==> flow/design.v <==
module SME(clk,reset,chardata,isstring,ispattern,valid,match,match_index);
  input clk;
  input reset;
  input [7:0] chardata;
  input isstring;
  input ispattern;
  output match;
  output [4:0] match_index;
  output valid;
  reg match;
  reg [4:0] match_index;
  reg valid;
  reg [7:0] string_data [31:0];
  reg [5:0] string_length;
  reg [7:0] pattern_data [7:0];
  reg [3:0] pattern_length;
  reg [1:0] state;
  reg [5:0] string_counter;
  reg [3:0] pattern_counter;
  reg fresh;             
  reg [5:0] head;        
  reg star_seen;         
  reg [3:0] star_pattern;  
  reg [5:0] star_string;   
  parameter DATA_READ   = 0;
  parameter FIND_HEAD   = 1;
  parameter CHECK_DATA  = 2;
  parameter DATA_OUT    = 3;
  always@(*) valid <= (state == DATA_OUT);
  wire anchored = (pattern_data[0] == "^");
  wire [7:0] pchar = pattern_data[pattern_counter[2:0]];
  wire [7:0] schar = string_data[string_counter[4:0]];
  wire [7:0] prev_char = string_data[head[4:0] - 5'd1];
  wire at_end = (string_counter >= string_length);
  always @(posedge clk or posedge reset) begin
    if(reset)begin
      state <= DATA_READ;
      string_length <= 0;
      pattern_length <= 0;
      match_index <= 0;
      match <= 0;
      fresh <= 1;
      head <= 0;
      star_seen <= 0;
    end
    else begin
      case(state)
        DATA_READ:begin
          if(isstring)begin
            if(fresh)begin
              string_length <= 1;
              string_data[0] <= chardata;
            end
            else begin
              string_length <= string_length + 1;
              string_data[string_length[4:0]] <= chardata;
            end
            pattern_length <= 0;
            fresh <= 0;
          end
          else if(ispattern)begin
            pattern_length <= pattern_length + 1;
            pattern_data[pattern_length[2:0]] <= chardata;
            fresh <= 0;
          end
          else if(pattern_length != 0)begin
            state <= FIND_HEAD;
            head <= 0;
          end
        end
        FIND_HEAD:begin
          if(head >= string_length)begin
            state <= DATA_OUT;
            match <= 0;
            match_index <= 0;
          end
          else if(anchored && head != 0 && prev_char != " ")begin
            head <= head + 1;
          end
          else begin
            state <= CHECK_DATA;
            string_counter <= head;
            pattern_counter <= anchored ? 4'd1 : 4'd0;
            star_seen <= 0;
          end
        end
        CHECK_DATA:begin
          if(pattern_counter >= pattern_length)begin  
            state <= DATA_OUT;
            match <= 1;
            match_index <= head[4:0];
          end
          else if(pchar == "*")begin
            star_seen <= 1;
            star_pattern <= pattern_counter + 1;
            star_string <= string_counter;
            pattern_counter <= pattern_counter + 1;
          end
          else if(pchar == "$" && at_end)begin
            pattern_counter <= pattern_counter + 1;
          end
          else if(!at_end && ( schar == pchar || pchar == "."
                              || (pchar == "$" && schar == " ") ))begin
            string_counter <= string_counter + 1;
            pattern_counter <= pattern_counter + 1;
          end
          else if(star_seen && star_string < string_length)begin
            star_string <= star_string + 1;
            string_counter <= star_string + 1;
            pattern_counter <= star_pattern;
          end
          else begin
            state <= FIND_HEAD;
            head <= head + 1;
          end
        end
        DATA_OUT:begin
          match <= 0;
          match_index <= 0;
          fresh <= 1;
          pattern_length <= 0;
          state <= DATA_READ;
          if(isstring)begin
            string_length <= 1;
            string_data[0] <= chardata;
            fresh <= 0;
          end
          else if(ispattern)begin
            pattern_length <= 1;
            pattern_data[0] <= chardata;
            fresh <= 0;
          end
        end
        default begin
          state <= DATA_READ;
        end
      endcase
    end
  end
endmodule
Subject: tool reports on SME

Hi,

Step by step through the tools: SME:

Tool output for the design above before and after an edit, in the order of the flow.
Lines under "original" count in the file above, lines under "edited" in the edited file.
"change": "edited" minus "original" as printed here. "relative change": 100 x difference / "original".
Cell names lack the library's common part.
The mark -- stands for no value.

* top module: SME
* clock input: clk
* cell library: sky130hd
* timing corner: tt_025C_1v80

Edit of the RTL:

The edit as a unified diff against the file above.
The edited RTL no longer does the same as the RTL above: the edit was made by script, with no optimisation intended.

```diff
@@ -1,3 +1,3 @@
-module SME(clk,reset,chardata,isstring,ispattern,valid,match,match_index);
+module SME(clk,reset,chardata,isstring,ispattern,valid,match,match_index_pad);
   input clk;
   input reset;
@@ -6,8 +6,11 @@
   input ispattern;
   output match;
-  output [4:0] match_index;
+  output [4:0] match_index_pad;
   output valid;
   reg match;
   reg [4:0] match_index;
+  reg [4:0] match_index_reg;
+  always @(posedge clk) match_index_reg <= match_index;
+  assign match_index_pad = match_index_reg;
   reg valid;
   reg [7:0] string_data [31:0];
```

After elaboration:

Source: Yosys, flattened and elaborated. Widths are those after wreduce. Registers that Yosys merges into a memory's read port (data or address) are not register bits. Print and check cells do not count. Equal cells are merged and count once.

Cells by class
* add/subtract/negate cells: original 7, edited 7, change 0, relative change 0.00%
* multiplexer cells: original 81, edited 81, change 0, relative change 0.00%
* magnitude comparators: original 4, edited 4, change 0, relative change 0.00%
* bitwise logic cells: original 4, edited 4, change 0, relative change 0.00%
* reductions and logical operators: original 73, edited 73, change 0, relative change 0.00%
* eq/ne operators: original 148, edited 148, change 0, relative change 0.00%

Operator list
* equality test 5 bit (second input constant): original 48, edited 48, change 0, relative change 0.00%
* AND reduction 5 bit: original 40, edited 40, change 0, relative change 0.00%
* equality test 5 x 4 -> 1 bit (second input constant): original 24, edited 24, change 0, relative change 0.00%
* 2-to-1 mux 6 bit: original 23, edited 23, change 0, relative change 0.00%
* inequality test 2 bit (second input constant): original 22, edited 22, change 0, relative change 0.00%
* 2-to-1 mux 1 bit: original 13, edited 13, change 0, relative change 0.00%
* equality test 5 x 3 -> 1 bit (second input constant): original 12, edited 12, change 0, relative change 0.00%
* 2-to-1 mux 2 bit: original 10, edited 10, change 0, relative change 0.00%
* 2-to-1 mux 4 bit: original 9, edited 9, change 0, relative change 0.00%
* 2-to-1 mux 8 bit: original 9, edited 9, change 0, relative change 0.00%
* equality test 3 bit (second input constant): original 8, edited 8, change 0, relative change 0.00%
* inequality test 3 bit (second input constant): original 8, edited 8, change 0, relative change 0.00%
* equality test 5 x 2 -> 1 bit (second input constant): original 6, edited 6, change 0, relative change 0.00%
* logical AND 1 bit: original 6, edited 6, change 0, relative change 0.00%
* adder 6 x 1 -> 6 bit (second input constant): original 4, edited 4, change 0, relative change 0.00%
* equality test 3 x 2 -> 1 bit (second input constant): original 4, edited 4, change 0, relative change 0.00%
* equality test 8 x 6 -> 1 bit (second input constant): original 4, edited 4, change 0, relative change 0.00%
* NOT 1 bit: original 4, edited 4, change 0, relative change 0.00%
* equality test 5 x 1 -> 1 bit (second input constant): original 3, edited 3, change 0, relative change 0.00%
* zero test 5 bit: original 3, edited 3, change 0, relative change 0.00%
* nonzero test 2 bit: original 3, edited 3, change 0, relative change 0.00%
* adder 4 x 1 -> 4 bit (second input constant): original 2, edited 2, change 0, relative change 0.00%
* equality test 2 bit (second input constant): original 2, edited 2, change 0, relative change 0.00%
* equality test 3 x 1 -> 1 bit (second input constant): original 2, edited 2, change 0, relative change 0.00%
* >= comparator 6 bit: original 2, edited 2, change 0, relative change 0.00%
* zero test 3 bit: original 2, edited 2, change 0, relative change 0.00%
* logical OR 1 bit: original 2, edited 2, change 0, relative change 0.00%
* 2-to-1 mux 5 bit: original 2, edited 2, change 0, relative change 0.00%

Not every row of either side is listed.

Word-level totals
* input bits: original 12, edited 12, change 0, relative change 0.00%
* elaborated cells: original 369, edited 370, change +1, relative change +0.27%
* register bits: original 366, edited 371, change +5, relative change +1.37%
* output and inout bits: original 7, edited 7, change 0, relative change 0.00%

Logic depth:

Yosys ltp: most cells in a row. Word level: on the elaborated netlist, between registers, memories and ports. Mapped: between sequential cells and ports; inverters and the memories' decode and read muxes count.

Logic depth
* depth in word-level cells: original 11, edited 11, change 0, relative change 0.00%
* ABC_AREA: original 0, edited 0
* mapped depth: original 20, edited 19, change -1, relative change -5.00%
* depth with buffers taken out: original 14, edited 14, change 0, relative change 0.00%

Mapped cells and area:

The flow's flattened synthesis, as Yosys stat reports it; memories are mapped. The netlist is that of the ABC_AREA named above (0 if unset); the other value can give another one.

Mapped netlist
* cell count: original 1637, edited 1586, change -51, relative change -3.12%
* buffers: original 107, edited 101, change -6, relative change -5.61%
* sequential area (um^2): original 10913.0, edited 11013.1, change +100.1, relative change +0.92%
* cell area after synthesis (um^2): original 19293.5, edited 18876.9, change -416.6, relative change -2.16%
* flip-flops: original 368, edited 373, change +5, relative change +1.36%

Cells by type
* nand2_1: original 109, edited 124, change +15, relative change +13.76%
* mux2i_1: original 63, edited 52, change -11, relative change -17.46%
* a22oi_1: original 47, edited 58, change +11, relative change +23.40%
* and2_1: original 24, edited 13, change -11, relative change -45.83%
* a22o_1: original 31, edited 21, change -10, relative change -32.26%
* clkbuf_1: original 73, edited 64, change -9, relative change -12.33%
* nand4_1: original 13, edited 22, change +9, relative change +69.23%
* a21oi_1: original 56, edited 48, change -8, relative change -14.29%
* and3_1: original 29, edited 21, change -8, relative change -27.59%
* a211oi_1: original 12, edited 4, change -8, relative change -66.67%
* buf_1: original 8, edited 16, change +8, relative change +100.00%
* nand2b_1: original 21, edited 14, change -7, relative change -33.33%
* o2bb2ai_1: original 9, edited 2, change -7, relative change -77.78%
* o21a_1: original 2, edited 9, change +7, relative change +350.00%
* a311oi_1: original 11, edited 5, change -6, relative change -54.55%
* or4_1: original 6, edited 12, change +6, relative change +100.00%
* o21ai_0: original 81, edited 76, change -5, relative change -6.17%
* nor3_1: original 46, edited 41, change -5, relative change -10.87%

Not every row of either side is listed.

Worst setup path after synthesis:

OpenSTA on the mapped netlist: ideal clock, no wires. The path of least setup slack (recovery checks aside). Input and output delay are each 20% of the period. Register names are those of the netlist, which keeps one name where synthesis merged equal registers.

Timing after synthesis
* path kind: original flip-flop to flip-flop, edited flip-flop to flip-flop
* from: original register pattern_counter[2], edited register string_counter[0]
* to: original register string_counter[0], edited register pattern_counter[0]
* arrival (ps): original 4542, edited 4166, change -376, relative change -8.28%
* path buffers: original 6, edited 4, change -2, relative change -33.33%
* data required time (ps): original 5821, edited 5861, change +40, relative change +0.69%
* library setup time (ps): original 379, edited 339, change -40
* setup slack (ps): original 1278, edited 1694, change +416
* delay of the path (ps): original 4921, edited 4505, change -416, relative change -8.45%
* clock period (ps): original 6200, edited 6200, change 0, relative change 0.00%
* driving pins on the path: original 20, edited 17, change -3, relative change -15.00%
* launch time at the first pin (ps): original 0, edited 0, change 0
* synthesis period reached (ps): original 4922, edited 4506, change -416, relative change -8.45%

"delay of the path" = arrival - input delay + setup time.
"driving pins on the path" counts driving pins, that of a launching flip-flop among them; a cell with two outputs on the path counts twice.
"synthesis period reached" is the clock period less the worst setup slack; recovery checks do not enter. This is arithmetic on one report: input and output delays are still those of the set period (20% each).
Between the ends stands the longest chain of elaborated cells between them, by number of cells; it is not shown to be the way that was timed. Of several equally long chains one is given.
A line is the first line of the expression or statement that the cell stems from. Yosys adds cells for indexed reads and writes and turns some case tables into memories.
At most two assigning lines are given for a register; there are more.
original: Only ways into the end's enable, where the timed path ends, are counted here.

Between the ends, after synthesis, original:
* cell sequence: edfxtp_1 buf_2 buf_1 inv_1 ha_1 buf_6 or4_4 buf_6 or2_0 buf_6 o22ai_4 nor4b_2 and4_1 o2111ai_1 a2111oi_4 a211oi_2 nor2_4 buf_6 o21bai_1 a211oi_1
* length of the longest elaborated chain: 8
* elaborated cells between the ends (all ways): 24
* those cells by class: 1 x compare; 15 x eq/ne; 1 x mux; 7 x reduce/logical

RTL lines, path after synthesis, original
* start: declaration: line 19 `reg [3:0] pattern_counter;`
* start: assignment: line 83 `pattern_counter <= anchored ? 4'd1 : 4'd0;`
* start: assignment: line 97 `pattern_counter <= pattern_counter + 1;`
* equality test 3 bit: line 31 `wire [7:0] pchar = pattern_data[pattern_counter[2:0]];`
* parallel mux 8 bit (select 8 bit): line 31
* equality test 8 bit: line 102 `else if(!at_end && ( schar == pchar || pchar == "."`
* logical OR 1 bit (2 in a row): line 102
* logical AND 1 bit: line 102
* inequality test 3 bit
* AND reduction 8 bit
* end: assignment: line 104 `string_counter <= string_counter + 1;`
* end: assignment: line 109 `string_counter <= star_string + 1;`
* end: declaration: line 18 `reg [5:0] string_counter;`

edited: Only ways into the end's enable, where the timed path ends, are counted here.

Between the ends, after synthesis, edited:
* cell sequence: edfxtp_1 ha_1 clkbuf_1 clkbuf_1 buf_1 and3_1 ha_1 buf_1 a22oi_1 o211ai_1 or4_1 o32ai_1 xor2_1 or4_1 a21oi_2 nor3_1 a21oi_1
* length of the longest elaborated chain: 8
* elaborated cells between the ends (all ways): 44
* RTL lines with such cells: 5
* those cells by class: 1 x compare; 34 x eq/ne; 1 x mux; 8 x reduce/logical

RTL lines, path after synthesis, edited
* start: declaration: line 21 `reg [5:0] string_counter;`
* start: assignment: line 85 `string_counter <= head;`
* start: assignment: line 107 `string_counter <= string_counter + 1;`
* equality test 5 bit: line 35 `wire [7:0] schar = string_data[string_counter[4:0]];`
* parallel mux 8 bit (select 32 bit): line 35
* equality test 8 bit: line 105 `else if(!at_end && ( schar == pchar || pchar == "."`
* logical OR 1 bit (2 in a row): line 105
* logical AND 1 bit: line 105
* inequality test 5 bit
* AND reduction 6 bit
* end: assignment: line 103 `pattern_counter <= pattern_counter + 1;`
* end: assignment: line 108 `pattern_counter <= pattern_counter + 1;`
* end: declaration: line 22 `reg [3:0] pattern_counter;`

Worst path after layout:

From the final timing report of the runs of pair A: the path of least setup slack in the routed layout; clock arrival at registers is part of the times.
The path's times are printed in steps of 10 ps; the period is the one set.

Timing after layout
* path kind: original flip-flop to flip-flop, edited flip-flop to flip-flop
* from: original register string_counter[4], edited register string_counter[2]
* to: original register pattern_counter[3], edited register head[4]
* clock period (ps): original 6200, edited 6200, change 0, relative change 0.00%
* library setup time (ps): original 280, edited 130, change -150
* launch time at the first pin (ps): original 570, edited 570, change 0, relative change 0.00%
* setup slack (ps): original 600, edited 970, change +370
* path buffers: original 1, edited 1, change 0, relative change 0.00%
* arrival (ps): original 5880, edited 5670, change -210, relative change -3.57%
* data required time (ps): original 6490, edited 6640, change +150, relative change +2.31%
* driving pins on the path: original 15, edited 13, change -2, relative change -13.33%

Between the ends stands the longest chain of elaborated cells between them, by number of cells; it is not shown to be the way that was timed. Of several equally long chains one is given.
At most two assigning lines are given for a register; there are more.
original: Only ways into the end's enable, where the timed path ends, are counted here.

Between the ends, after layout, original:
* cell sequence: edfxtp_1 inv_1 ha_1 a22oi_1 o21ai_0 nor4_1 nand4_1 nor4_1 o2111ai_1 a2111oi_4 a211oi_2 nor2_4 nor3_1 a211oi_1 buf_4
* length of the longest elaborated chain: 8
* elaborated cells between the ends (all ways): 44
* RTL lines with such cells: 5
* those cells by class: 1 x compare; 34 x eq/ne; 1 x mux; 8 x reduce/logical

RTL lines, path after layout, original
* start: declaration: line 18 `reg [5:0] string_counter;`
* start: assignment: line 82 `string_counter <= head;`
* start: assignment: line 104 `string_counter <= string_counter + 1;`
* equality test 5 bit: line 32 `wire [7:0] schar = string_data[string_counter[4:0]];`
* parallel mux 8 bit (select 32 bit): line 32
* equality test 8 bit: line 102 `else if(!at_end && ( schar == pchar || pchar == "."`
* logical OR 1 bit (2 in a row): line 102
* logical AND 1 bit: line 102
* inequality test 5 bit
* AND reduction 6 bit
* end: assignment: line 100 `pattern_counter <= pattern_counter + 1;`
* end: assignment: line 105 `pattern_counter <= pattern_counter + 1;`
* end: declaration: line 19 `reg [3:0] pattern_counter;`

Between the ends, after layout, edited:
* cell sequence: edfxtp_1 buf_4 nor2b_1 a222oi_1 o211a_1 nand4_1 mux2i_1 xnor2_1 nand4_1 or4_1 a211oi_1 o21ai_1 a21boi_2
* length of the longest elaborated chain: 11
* elaborated cells between the ends (all ways): 50
* RTL lines with such cells: 8
* those cells by class: 1 x compare; 35 x eq/ne; 6 x mux; 8 x reduce/logical

RTL lines, path after layout, edited
* start: declaration: line 21 `reg [5:0] string_counter;`
* start: assignment: line 85 `string_counter <= head;`
* start: assignment: line 107 `string_counter <= string_counter + 1;`
* equality test 5 bit: line 35 `wire [7:0] schar = string_data[string_counter[4:0]];`
* parallel mux 8 bit (select 32 bit): line 35
* equality test 8 bit: line 105 `else if(!at_end && ( schar == pchar || pchar == "."`
* logical OR 1 bit (2 in a row): line 105
* logical AND 1 bit: line 105
* 2-to-1 mux 6 bit: line 105
* 2-to-1 mux 6 bit: line 102 `else if(pchar == "$" && at_end)begin`
* 2-to-1 mux 6 bit: line 96 `else if(pchar == "*")begin`
* 2-to-1 mux 6 bit: line 91 `if(pattern_counter >= pattern_length)begin`
* parallel mux 6 bit (select 3 bit): line 50 `case(state)`
* end: assignment: line 81 `head <= head + 1;`
* end: assignment: line 117 `head <= head + 1;`
* end: declaration: line 24 `reg [5:0] head;`

Flow runs:

Runs of the flow (Yosys, OpenROAD) on both versions; the two runs of a pair have the same settings. The constraints put input and output delay at 20% of the set period each and load the outputs with 0.01 pF.

Flow settings, pair A:
* period_ns: 6.2
* CAP_MARGIN: 20
* CORE_MARGIN: 2
* CORE_UTILIZATION: 40
* SLEW_MARGIN: 20

Measured results, pair A
* power consumption (mW): original 7.440, edited 7.798, change +0.358, relative change +4.81%
* full die area (um^2): original 50005.9, edited 48944.9, change -1061.0, relative change -2.12%
* post-layout utilization (%): original 45.9, edited 45.5, change -0.4
* achieved clock period (ps): original 5595, edited 5228, change -367, relative change -6.56%
* lowest setup slack (ps): original 605, edited 972, change +367
* cell area after synthesis (um^2): original 19293.5, edited 18876.9, change -416.6, relative change -2.16%

Flow settings, pair B:
* CAP_MARGIN: 30
* CORE_UTILIZATION: 21
* CTS_CLUSTER_DIAMETER: 168
* MIN_ROUTING_LAYER: met2
* PLACE_DENSITY_LB_ADDON: 0.17
* SETUP_SLACK_MARGIN: 0.21
* TNS_END_PERCENT: 65
* period_ns: 6.89
* CORE_MARGIN: 2
* SLEW_MARGIN: 20

Measured results, pair B
* power consumption (mW): original 7.001, edited 7.690, change +0.689, relative change +9.84%
* full die area (um^2): original 94313.5, edited 92303.6, change -2009.9, relative change -2.13%
* post-layout utilization (%): original 25.2, edited 25.3, change +0.1
* achieved clock period (ps): original 6049, edited 5875, change -174, relative change -2.88%
* lowest setup slack (ps): original 841, edited 1015, change +174
* cell area after synthesis (um^2): original 19293.5, edited 18876.9, change -416.6, relative change -2.16%

"achieved clock period": clock period set for the run, less the worst setup slack. It is reckoned from that one timing run; input and output delays stay at 20% of the period that was set.
"power consumption" rests on the timing tool's default activity at the inputs, not on a simulated workload.

Regards
